==> flow/design.v <==
module axi_s_to_fifos #(
    parameter integer FIFO_DEPTH = 32,
    parameter integer C_DATA_WIDTH = 32
)(
    input  logic                     clk,
    input  logic                     nrst,
    input  logic [31:0]  awaddr,
    input  logic [3:0]               awprot,
    input  logic                     awvalid,
    output logic                     awready,
    input  logic [C_DATA_WIDTH-1:0]  wdata,
    input  logic [C_DATA_WIDTH/8-1:0] wstrb,
    input  logic                     wvalid,
    output logic                     wready,
    output logic [1:0]               bresp,
    output logic                     bvalid,
    input  logic                     bready,
    input  logic [31:0]  araddr,
    input  logic [3:0]               arprot,
    input  logic                     arvalid,
    output logic                     arready,
    output logic [C_DATA_WIDTH-1:0]  rdata,
    output logic [1:0]               rresp,
    output logic                     rvalid,
    input  logic                     rready,
    input logic [C_DATA_WIDTH-1:0]  fifo_wdata,
    output logic                    fifo_full,
    output logic                    fifo_almost_full,
    input logic                     fifo_wena,
    output logic [C_DATA_WIDTH-1:0] fifo_rdata,
    output logic                    fifo_empty,
    output logic                    fifo_almost_empty,
    input logic                     fifo_rena
);
    localparam ADDR_STATUS  = 0;
    localparam ADDR_WRITE   = 1;
    localparam ADDR_READ    = 2;
    localparam BYTES        = C_DATA_WIDTH/8;
    localparam ADDR_LSB     = $clog2(BYTES); 
    logic [C_DATA_WIDTH-1:0]    reg_write   [0:FIFO_DEPTH-1];
    logic [C_DATA_WIDTH-1:0]    reg_read    [0:FIFO_DEPTH-1];
    logic [31:0]                araddr_reg;
    logic [31:0]                awaddr_reg;
    logic [C_DATA_WIDTH-1:0]    wdata_reg;
    logic full2;
    logic almost_full2;
    logic empty2;
    logic almost_empty2;
    logic full1;
    logic almost_full1;
    logic empty1;
    logic almost_empty1;
    logic wrote_axi;
    logic rd_pop;
    logic push_fifo1;
    logic pop_fifo1;
    logic push_fifo2;
    logic pop_fifo2;
    localparam int INDEX_W = $clog2(FIFO_DEPTH);
    logic [INDEX_W-1:0] write_index_axi, read_index_axi;
    logic [INDEX_W-1:0] write_index_fifo, read_index_fifo;
    logic [INDEX_W:0]   size_fifo1, size_fifo2;
    typedef enum logic {
        IDLE_READ,
        READ_DATA
    } state_read;
    state_read state_r;
    always_ff @(posedge clk or negedge nrst) begin
        if (!nrst) begin
            arready             <= 0;
            araddr_reg          <= 0;
            rdata               <= 0;
            rresp               <= 0;
            rvalid              <= 0;
            state_r             <= IDLE_READ;
            read_index_axi      <= 0;
            rd_pop              <= 0;
        end else begin
            case (state_r)
                IDLE_READ: begin
                    arready     <= 1;
                    if (arvalid && arready) begin
                        araddr_reg  <= araddr;
                        state_r     <= READ_DATA;
                        arready <= 0;
                    end
                end
                READ_DATA: begin
                    if (!rvalid) begin
                        rvalid  <= 1;
                        rresp   <= 0;
                        rd_pop  <= (araddr_reg[31:ADDR_LSB] == ADDR_READ) && !empty1;
                        if (araddr_reg[31:ADDR_LSB] == ADDR_STATUS) begin
                            rdata   <= {28'b0,
                                        full2,
                                        almost_full2,
                                        empty1,
                                        almost_empty1};
                        end else if (araddr_reg[31:ADDR_LSB] == ADDR_READ && !empty1) begin
                            rdata   <= reg_read[read_index_axi];
                        end else begin
                            rdata   <= 0;
                        end
                    end else if (rready) begin
                        if (rd_pop) begin
                            read_index_axi <= read_index_axi + 1;
                            if (read_index_axi == FIFO_DEPTH - 1) begin
                                read_index_axi <= 0;
                            end
                        end
                        rvalid  <= 0;
                        state_r <= IDLE_READ;
                    end
                end
                default: begin
                    state_r <= IDLE_READ;
                end
            endcase
        end
    end
    always_ff @(posedge clk or negedge nrst) begin
        if (!nrst) begin
            for (int i = 0; i < FIFO_DEPTH; i++) begin
                reg_read[i]     <= '0;
            end
            write_index_fifo    <= 0;
        end else begin
            if (fifo_wena && !full1) begin
                reg_read[write_index_fifo] <= fifo_wdata;
                write_index_fifo <= write_index_fifo + 1;
                if (write_index_fifo == FIFO_DEPTH - 1) begin
                    write_index_fifo <= 0;
                end
            end
        end
    end
    always_comb begin
        push_fifo1 = (fifo_wena && !full1);
        pop_fifo1 = rd_pop && (state_r == READ_DATA) && (rready && rvalid);
    end
    always_ff @(posedge clk or negedge nrst) begin
        if (!nrst) begin
            size_fifo1 <= FIFO_DEPTH;
        end else begin
            size_fifo1 <= size_fifo1 + pop_fifo1 - push_fifo1;
        end
    end
    typedef enum logic [1:0] {
        IDLE_WRITE,
        HAVE_AW,
        HAVE_W,
        RESP
    } state_write;
    state_write state_w;
    always_ff @(posedge clk or negedge nrst) begin
        if (!nrst) begin
            awready         <= 0;
            wready          <= 0;
            bvalid          <= 0;
            bresp           <= 0;
            awaddr_reg      <= 0;
            wdata_reg       <= 0;
            wrote_axi       <= 0;
            write_index_axi <= 0;
            state_w         <= IDLE_WRITE;
            for (int i = 0; i < FIFO_DEPTH; i++) begin
                reg_write[i] <= '0;
            end
        end else begin
            case (state_w)
                IDLE_WRITE: begin
                    awready <= 1;
                    wready  <= 1;
                    wrote_axi   <= 0;
                    if ((wvalid && wready) && (awvalid && awready)) begin
                        wdata_reg   <= wdata;
                        awaddr_reg  <= awaddr;
                        wready      <= 0;
                        awready     <= 0;
                        state_w     <= RESP;
                    end else if (awvalid && awready) begin
                        awaddr_reg  <= awaddr;
                        awready     <= 0;
                        state_w     <= HAVE_AW;
                    end else if (wvalid && wready) begin
                        wdata_reg   <= wdata;
                        wready      <= 0;
                        state_w     <= HAVE_W;
                    end
                end
                HAVE_AW: begin
                    wready  <= 1;
                    if (wvalid && wready) begin
                        wdata_reg   <= wdata;
                        wready      <= 0;
                        state_w     <= RESP;
                    end
                end
                HAVE_W: begin
                    awready <= 1;
                    if (awvalid && awready) begin
                        awaddr_reg  <= awaddr;
                        awready     <= 0;
                        state_w     <= RESP;
                    end
                end
                RESP: begin
                    if (awaddr_reg[31:ADDR_LSB] == ADDR_WRITE && !wrote_axi && !full2) begin
                        reg_write[write_index_axi] <= wdata_reg;
                        write_index_axi <= write_index_axi + 1;
                        if (write_index_axi == FIFO_DEPTH - 1) begin
                            write_index_axi <= 0;
                        end
                        wrote_axi <= 1;
                    end
                    bvalid  <= 1;
                    bresp   <= 0;
                    if (bready && bvalid) begin
                        bvalid  <= 0;
                        state_w <= IDLE_WRITE;
                    end
                end
                default: begin
                    state_w <= IDLE_WRITE;
                end
            endcase
        end
    end
    always_ff @(posedge clk or negedge nrst) begin
        if (!nrst) begin
            read_index_fifo <= 0;
        end else begin
            if (fifo_rena && !empty2) begin
                read_index_fifo <= read_index_fifo + 1;
                if (read_index_fifo == FIFO_DEPTH - 1) begin
                    read_index_fifo <= 0;
                end
            end
        end
    end
    always_comb begin
        pop_fifo2 = (fifo_rena && !empty2);
        push_fifo2 = (awaddr_reg[31:ADDR_LSB] == ADDR_WRITE && !wrote_axi && !full2) && (state_w == RESP);
    end
    always_ff @(posedge clk or negedge nrst) begin
        if (!nrst) begin
            size_fifo2 <= FIFO_DEPTH;
        end else begin
            size_fifo2 <= size_fifo2 + pop_fifo2 - push_fifo2;
        end
    end
    always_comb fifo_rdata = reg_write[read_index_fifo];
    always_comb begin
        empty2        = size_fifo2 == FIFO_DEPTH;
        almost_empty2 = size_fifo2 == (FIFO_DEPTH - 1);
        full2         = size_fifo2 == 0;
        almost_full2  = size_fifo2 == 1;
        empty1         = size_fifo1 == FIFO_DEPTH;
        almost_empty1  = size_fifo1 == (FIFO_DEPTH - 1);
        full1          = size_fifo1 == 0;
        almost_full1   = size_fifo1 == 1;
        fifo_full           = full1;
        fifo_almost_full    = almost_full1;
        fifo_empty          = empty2;
        fifo_almost_empty   = almost_empty2;
    end
endmodule
* Tool chain data of axi_s_to_fifos
The steps from the RTL of axi_s_to_fifos to its reports follow in flow order.
Line numbers count from 1 in the design file above.
Operators: Yosys type, input widths -> output width; for muxes data width and select width s.
Library cell names are shortened.
A cell with -- has no value.
- Top :: axi_s_to_fifos
- Clock :: clk
- Standard-cell library :: sky130hd
- Timing corner :: tt_025C_1v80

* Word level
Source: Yosys, flattened and elaborated. Widths are those after wreduce. Registers that Yosys merges into a memory's read port (data or address) are not register bits. Print and check cells do not count. Equal cells are merged and count once.
- Register bits after elaboration :: 2218
- Output and inout port bits :: 77
- Elaborated cells :: 373
- $add $sub $neg :: 8
- Equality and inequality tests :: 141
- Multiplexer cells :: 37
- Bitwise logic cells :: 2
- Reductions and logical operators :: 102
** Operator list (count)
- $pmux 32 s32 :: 2
- $eq 5x5->1 const B :: 64
- $mux 32 :: 7
- $eq 5x4->1 const B :: 32
- $pmux 32 s2 :: 2
- $reduce_and 3->1 :: 32
- $eq 5x3->1 const B :: 16
- $reduce_and 2->1 :: 37
- $eq 5x2->1 const B :: 8
- $eq 30x1->1 const B :: 1
- $eq 30x2->1 const B :: 1
- $logic_not 30->1 :: 1
- $add 5x1->5 const B :: 4
- $eq 5x1->1 const B :: 4
- $logic_not 5->1 :: 4
- $mux 5 :: 4
- $logic_and 1x1->1 :: 14
- $add 6x1->6 :: 2
- $sub 6x1->6 :: 2
- $eq 6x1->1 const B :: 2
- $eq 6x5->1 const B :: 2
- $eq 6x6->1 const B :: 2
- $logic_not 6->1 :: 2
- $mux 2 :: 6
- $mux 1 :: 11
- $ne 2x2->1 const B :: 4
- $pmux 2 s4 :: 1
- $pmux 1 s2 :: 4
Not listed: further kinds 11, cells in them 19.

* Longest topological paths
Yosys ltp: most cells in a row. Word level: on the elaborated netlist, between registers, memories and ports. Mapped: between sequential cells and ports; inverters and the memories' decode and read muxes count.
- Depth after elaboration :: 5
- ABC_AREA :: 0
- Gate-level depth with buffers :: 16

* Synthesis result
Source: synth_stat.txt of the flow (Yosys; design flattened, memories mapped). It holds for the ABC_AREA given above (unset counts as 0); a run with the other value may have another netlist.
Totals and module areas in this step are rounded.
- Standard cells after synthesis :: 7317
- Chip area (Yosys) :: 98800 µm²
- Sequential area :: 55500 µm²
- Flip-flops :: 2216
- Buffers :: 683
** Cell types
- dfrtp_1 :: count 2213, area in all 5.54E+04 µm²
- mux2_2 :: count 2200, area in all 2.48E+04 µm²
- a22oi_1 :: count 372, area in all 2.79E+03 µm²
- mux2i_1 :: count 198, area in all 1.98E+03 µm²
- clkbuf_1 :: count 416, area in all 1.56E+03 µm²
- nand2_1 :: count 200, area in all 750.72 µm²
- a22o_1 :: count 83, area in all 726.947 µm²
- buf_2 :: count 144, area in all 720.691 µm²
- a221oi_1 :: count 82, area in all 718.189 µm²
- a222oi_1 :: count 61, area in all 610.586 µm²
- o21ai_0 :: count 118, area in all 590.566 µm²
- ha_1 :: count 46, area in all 575.552 µm²
- nor2_1 :: count 147, area in all 551.779 µm²
- o22ai_1 :: count 84, area in all 525.504 µm²
- buf_1 :: count 110, area in all 412.896 µm²
- a21oi_1 :: count 76, area in all 380.365 µm²
- nand3_1 :: count 73, area in all 365.35 µm²
- nand4_1 :: count 52, area in all 325.312 µm²
Other cell types: 70; their cells: 642.

* Worst setup path after synthesis
Source: OpenSTA report_checks on the synthesized netlist (no wires, ideal clock, input and output delay 20% of the period each), path of least setup slack; recovery checks are left aside. Register names are those of the netlist, which keeps one name where synthesis merged equal registers.
- Kind :: register to output
- From :: register read_index_fifo[2]
- To :: output port fifo_rdata[13]
- Clock period :: 8.0 ns
- Output delay :: 1.600 ns
- Launch time at the first pin :: 0.000 ns
- Arrival time :: 2.383 ns
- Path slack :: 4.017 ns
- Delay of the path :: 2.383 ns
- Stages on the path :: 11
- Path buffers :: 3
- Synthesis period reached :: 3.983 ns
"delay of the path" is the arrival time less input delay plus setup time.
At an output port there is no setup time.
"stages on the path": output pins that drive a net of the path, with the launching flip-flop's if there is one; two outputs of one cell count as two.
"synthesis period reached" = period - worst setup slack (recovery checks aside). The figure is calculated, with input and output delays left at 20% of the set period.
The rows between start and end are the longest chain of elaborated cells between them; the timing report does not say that the signal goes this way. Where chains are equally long, one stands for them.
Each line given opens the expression or statement behind the cell; cells for indexed reads and writes are added by Yosys, which also makes memories of some case tables.
A register here has more assigning lines than the two given.
- Cell sequence :: dfrtp_1 -> buf_2 -> buf_2 -> nand2_1 -> nor2_1 -> ha_1 -> clkbuf_1 -> a222oi_1 -> nand2_1 -> or4_1 -> o32a_1
- Length of the longest elaborated chain :: 2
- Elaborated cells on any way between the ends :: 33
- Those cells by class :: eq/ne (31); mux (1); reduce/logical (1)
** RTL lines, path after synthesis
- start: declaration :: line 61 : logic [INDEX_W-1:0] write_index_fifo, read_index_fifo;
- start: assignment :: line 231 : read_index_fifo <= 0;
- start: assignment :: line 234 : read_index_fifo <= read_index_fifo + 1;
- $eq 5x5->1 :: line 252 : always_comb fifo_rdata = reg_write[read_index_fifo];
- $pmux 32 s32 :: line 252
- end: declaration :: line 30 : output logic [C_DATA_WIDTH-1:0] fifo_rdata,

* Worst path after layout
Path of least setup slack in the final report of record 1 (OpenROAD, finished layout, wires in). Where an end is a register, its clock arrival counts in the times.
- Kind :: register to output
- From :: register read_index_fifo[3]
- To :: output port fifo_rdata[29]
- Clock period :: 10.2 ns
- Output delay :: 2.04 ns
- Launch time at the first pin :: 0.95 ns
- Arrival time :: 5.42 ns
- Path slack :: 2.74 ns
- Stages on the path :: 10
- Path buffers :: 3
The rows between start and end are the longest chain of elaborated cells between them; the timing report does not say that the signal goes this way. Where chains are equally long, one stands for them.
A register here has more assigning lines than the two given.
- Cell sequence :: dfrtp_4 -> buf_4 -> and2_2 -> nand2_1 -> a2bb2oi_1 -> nand4_1 -> nor4_4 -> a41oi_1 -> buf_4 -> clkdlybuf4s50_1
- Length of the longest elaborated chain :: 2
- Elaborated cells on any way between the ends :: 33
- Those cells by class :: eq/ne (31); mux (1); reduce/logical (1)
** RTL lines, path post-layout
- start: declaration :: line 61 : logic [INDEX_W-1:0] write_index_fifo, read_index_fifo;
- start: assignment :: line 231 : read_index_fifo <= 0;
- start: assignment :: line 234 : read_index_fifo <= read_index_fifo + 1;
- $eq 5x5->1 :: line 252 : always_comb fifo_rdata = reg_write[read_index_fifo];
- $pmux 32 s32 :: line 252
- end: declaration :: line 30 : output logic [C_DATA_WIDTH-1:0] fifo_rdata,

Hand-over note for axi_s_to_fifos

Measured results for axi_s_to_fifos: 3 stored runs of the Yosys and OpenROAD flow on sky130hd. The settings differ; the order carries no meaning. The constraints put input and output delay at 20% of the set period each and load the outputs with 0.01 pF.
"worst setup path time" = time allowed to the worst setup path (clock period - input delay - output delay, where it has them) - its slack; a late launch clock adds to it, a late capture clock takes from it.
By "power consumption" is meant OpenSTA's value without simulated activity: inputs other than the clock are taken to toggle once in ten clock periods, and the tool carries that through the logic.
The results are shown rounded.

* Record 1
** Files
==> flow/run.sh <==
#!/bin/bash
# the make line also repeats the synthesis and layout settings of config.mk as NAME=value (left out here)
make -C /OpenROAD-flow-scripts/flow DESIGN_CONFIG=/design/flow/config.mk WORK_HOME=/design/flow/orfs CLKGATE_MAP_FILE= finish
==> flow/config.mk <==
export PLATFORM = sky130hd
export DESIGN_NAME = axi_s_to_fifos
export DESIGN_NICKNAME = axi_s_to_fifos
export VERILOG_FILES = /design/flow/design.v
export SDC_FILE = /design/flow/constraint.sdc
export NUM_CORES = 4
export LEC_CHECK = 0
export ABC_AREA = 0
export CAP_MARGIN = 10
export CELL_PAD_IN_SITES_DETAIL_PLACEMENT = 2
export CELL_PAD_IN_SITES_GLOBAL_PLACEMENT = 1
export CORE_MARGIN = 9
export CORE_UTILIZATION = 16
export CTS_CLUSTER_SIZE = 98
export MIN_ROUTING_LAYER = met2
export PLACE_DENSITY = 0.51
export SETUP_SLACK_MARGIN = 2.89
export SLEW_MARGIN = 0
export TNS_END_PERCENT = 85
==> flow/constraint.sdc <==
create_clock -name core_clock -period 10.2 [get_ports {clk}]
set_input_delay 2.0400 -clock core_clock [delete_from_list [all_inputs] [get_ports {clk}]]
set_output_delay 2.0400 -clock core_clock [all_outputs]
set_load 0.01 [all_outputs]
** Results
- Power consumption :: 26400 uW
- Worst setup path time :: 5.42 ns
- Kind of the worst setup path :: register to output
- Final design utilization :: 0.197
- Standard-cell area after layout :: 121000 µm²
- Area of the die :: 646000 µm²
- Worst hold slack :: 0.485 ns
- Worst setup slack after layout :: 2.74 ns
- Yosys chip area after synthesis :: 98800 µm²

* Record 2
** Files
==> flow/run.sh <==
#!/bin/bash
# the make line also repeats the synthesis and layout settings of config.mk as NAME=value (left out here)
make -C /OpenROAD-flow-scripts/flow DESIGN_CONFIG=/design/flow/config.mk WORK_HOME=/design/flow/orfs CLKGATE_MAP_FILE= finish
==> flow/config.mk <==
export PLATFORM = sky130hd
export DESIGN_NAME = axi_s_to_fifos
export DESIGN_NICKNAME = axi_s_to_fifos
export VERILOG_FILES = /design/flow/design.v
export SDC_FILE = /design/flow/constraint.sdc
export NUM_CORES = 4
export LEC_CHECK = 0
export ABC_AREA = 1
export CAP_MARGIN = 20
export CORE_ASPECT_RATIO = 1.33
export CORE_MARGIN = 2
export CORE_UTILIZATION = 53
export CTS_CLUSTER_SIZE = 25
export SLEW_MARGIN = 20
==> flow/constraint.sdc <==
create_clock -name core_clock -period 8.0 [get_ports {clk}]
set_input_delay 1.6000 -clock core_clock [delete_from_list [all_inputs] [get_ports {clk}]]
set_output_delay 1.6000 -clock core_clock [all_outputs]
set_load 0.01 [all_outputs]
** Results
- Power consumption :: 34100 uW
- Worst setup path time :: 5.88 ns
- Kind of the worst setup path :: register to output
- Final design utilization :: 0.59
- Standard-cell area after layout :: 112000 µm²
- Area of the die :: 195000 µm²
- Worst hold slack :: 0.468 ns
- Worst setup slack after layout :: 0.519 ns
- Yosys chip area after synthesis :: 102000 µm²

* Record 3
** Files
==> flow/run.sh <==
#!/bin/bash
# the make line also repeats the synthesis and layout settings of config.mk as NAME=value (left out here)
make -C /OpenROAD-flow-scripts/flow DESIGN_CONFIG=/design/flow/config.mk WORK_HOME=/design/flow/orfs CLKGATE_MAP_FILE= finish
==> flow/config.mk <==
export PLATFORM = sky130hd
export DESIGN_NAME = axi_s_to_fifos
export DESIGN_NICKNAME = axi_s_to_fifos
export VERILOG_FILES = /design/flow/design.v
export SDC_FILE = /design/flow/constraint.sdc
export NUM_CORES = 4
export LEC_CHECK = 0
export CAP_MARGIN = 20
export CORE_MARGIN = 2
export CORE_UTILIZATION = 46
export SLEW_MARGIN = 20
==> flow/constraint.sdc <==
create_clock -name core_clock -period 7.26 [get_ports {clk}]
set_input_delay 1.4520 -clock core_clock [delete_from_list [all_inputs] [get_ports {clk}]]
set_output_delay 1.4520 -clock core_clock [all_outputs]
set_load 0.01 [all_outputs]
** Results
- Power consumption :: 34900 uW
- Worst setup path time :: 5.46 ns
- Kind of the worst setup path :: register to output
- Final design utilization :: 0.527
- Standard-cell area after layout :: 113000 µm²
- Area of the die :: 219000 µm²
- Worst hold slack :: 0.477 ns
- Worst setup slack after layout :: 0.344 ns
- Yosys chip area after synthesis :: 98800 µm²

End of note.
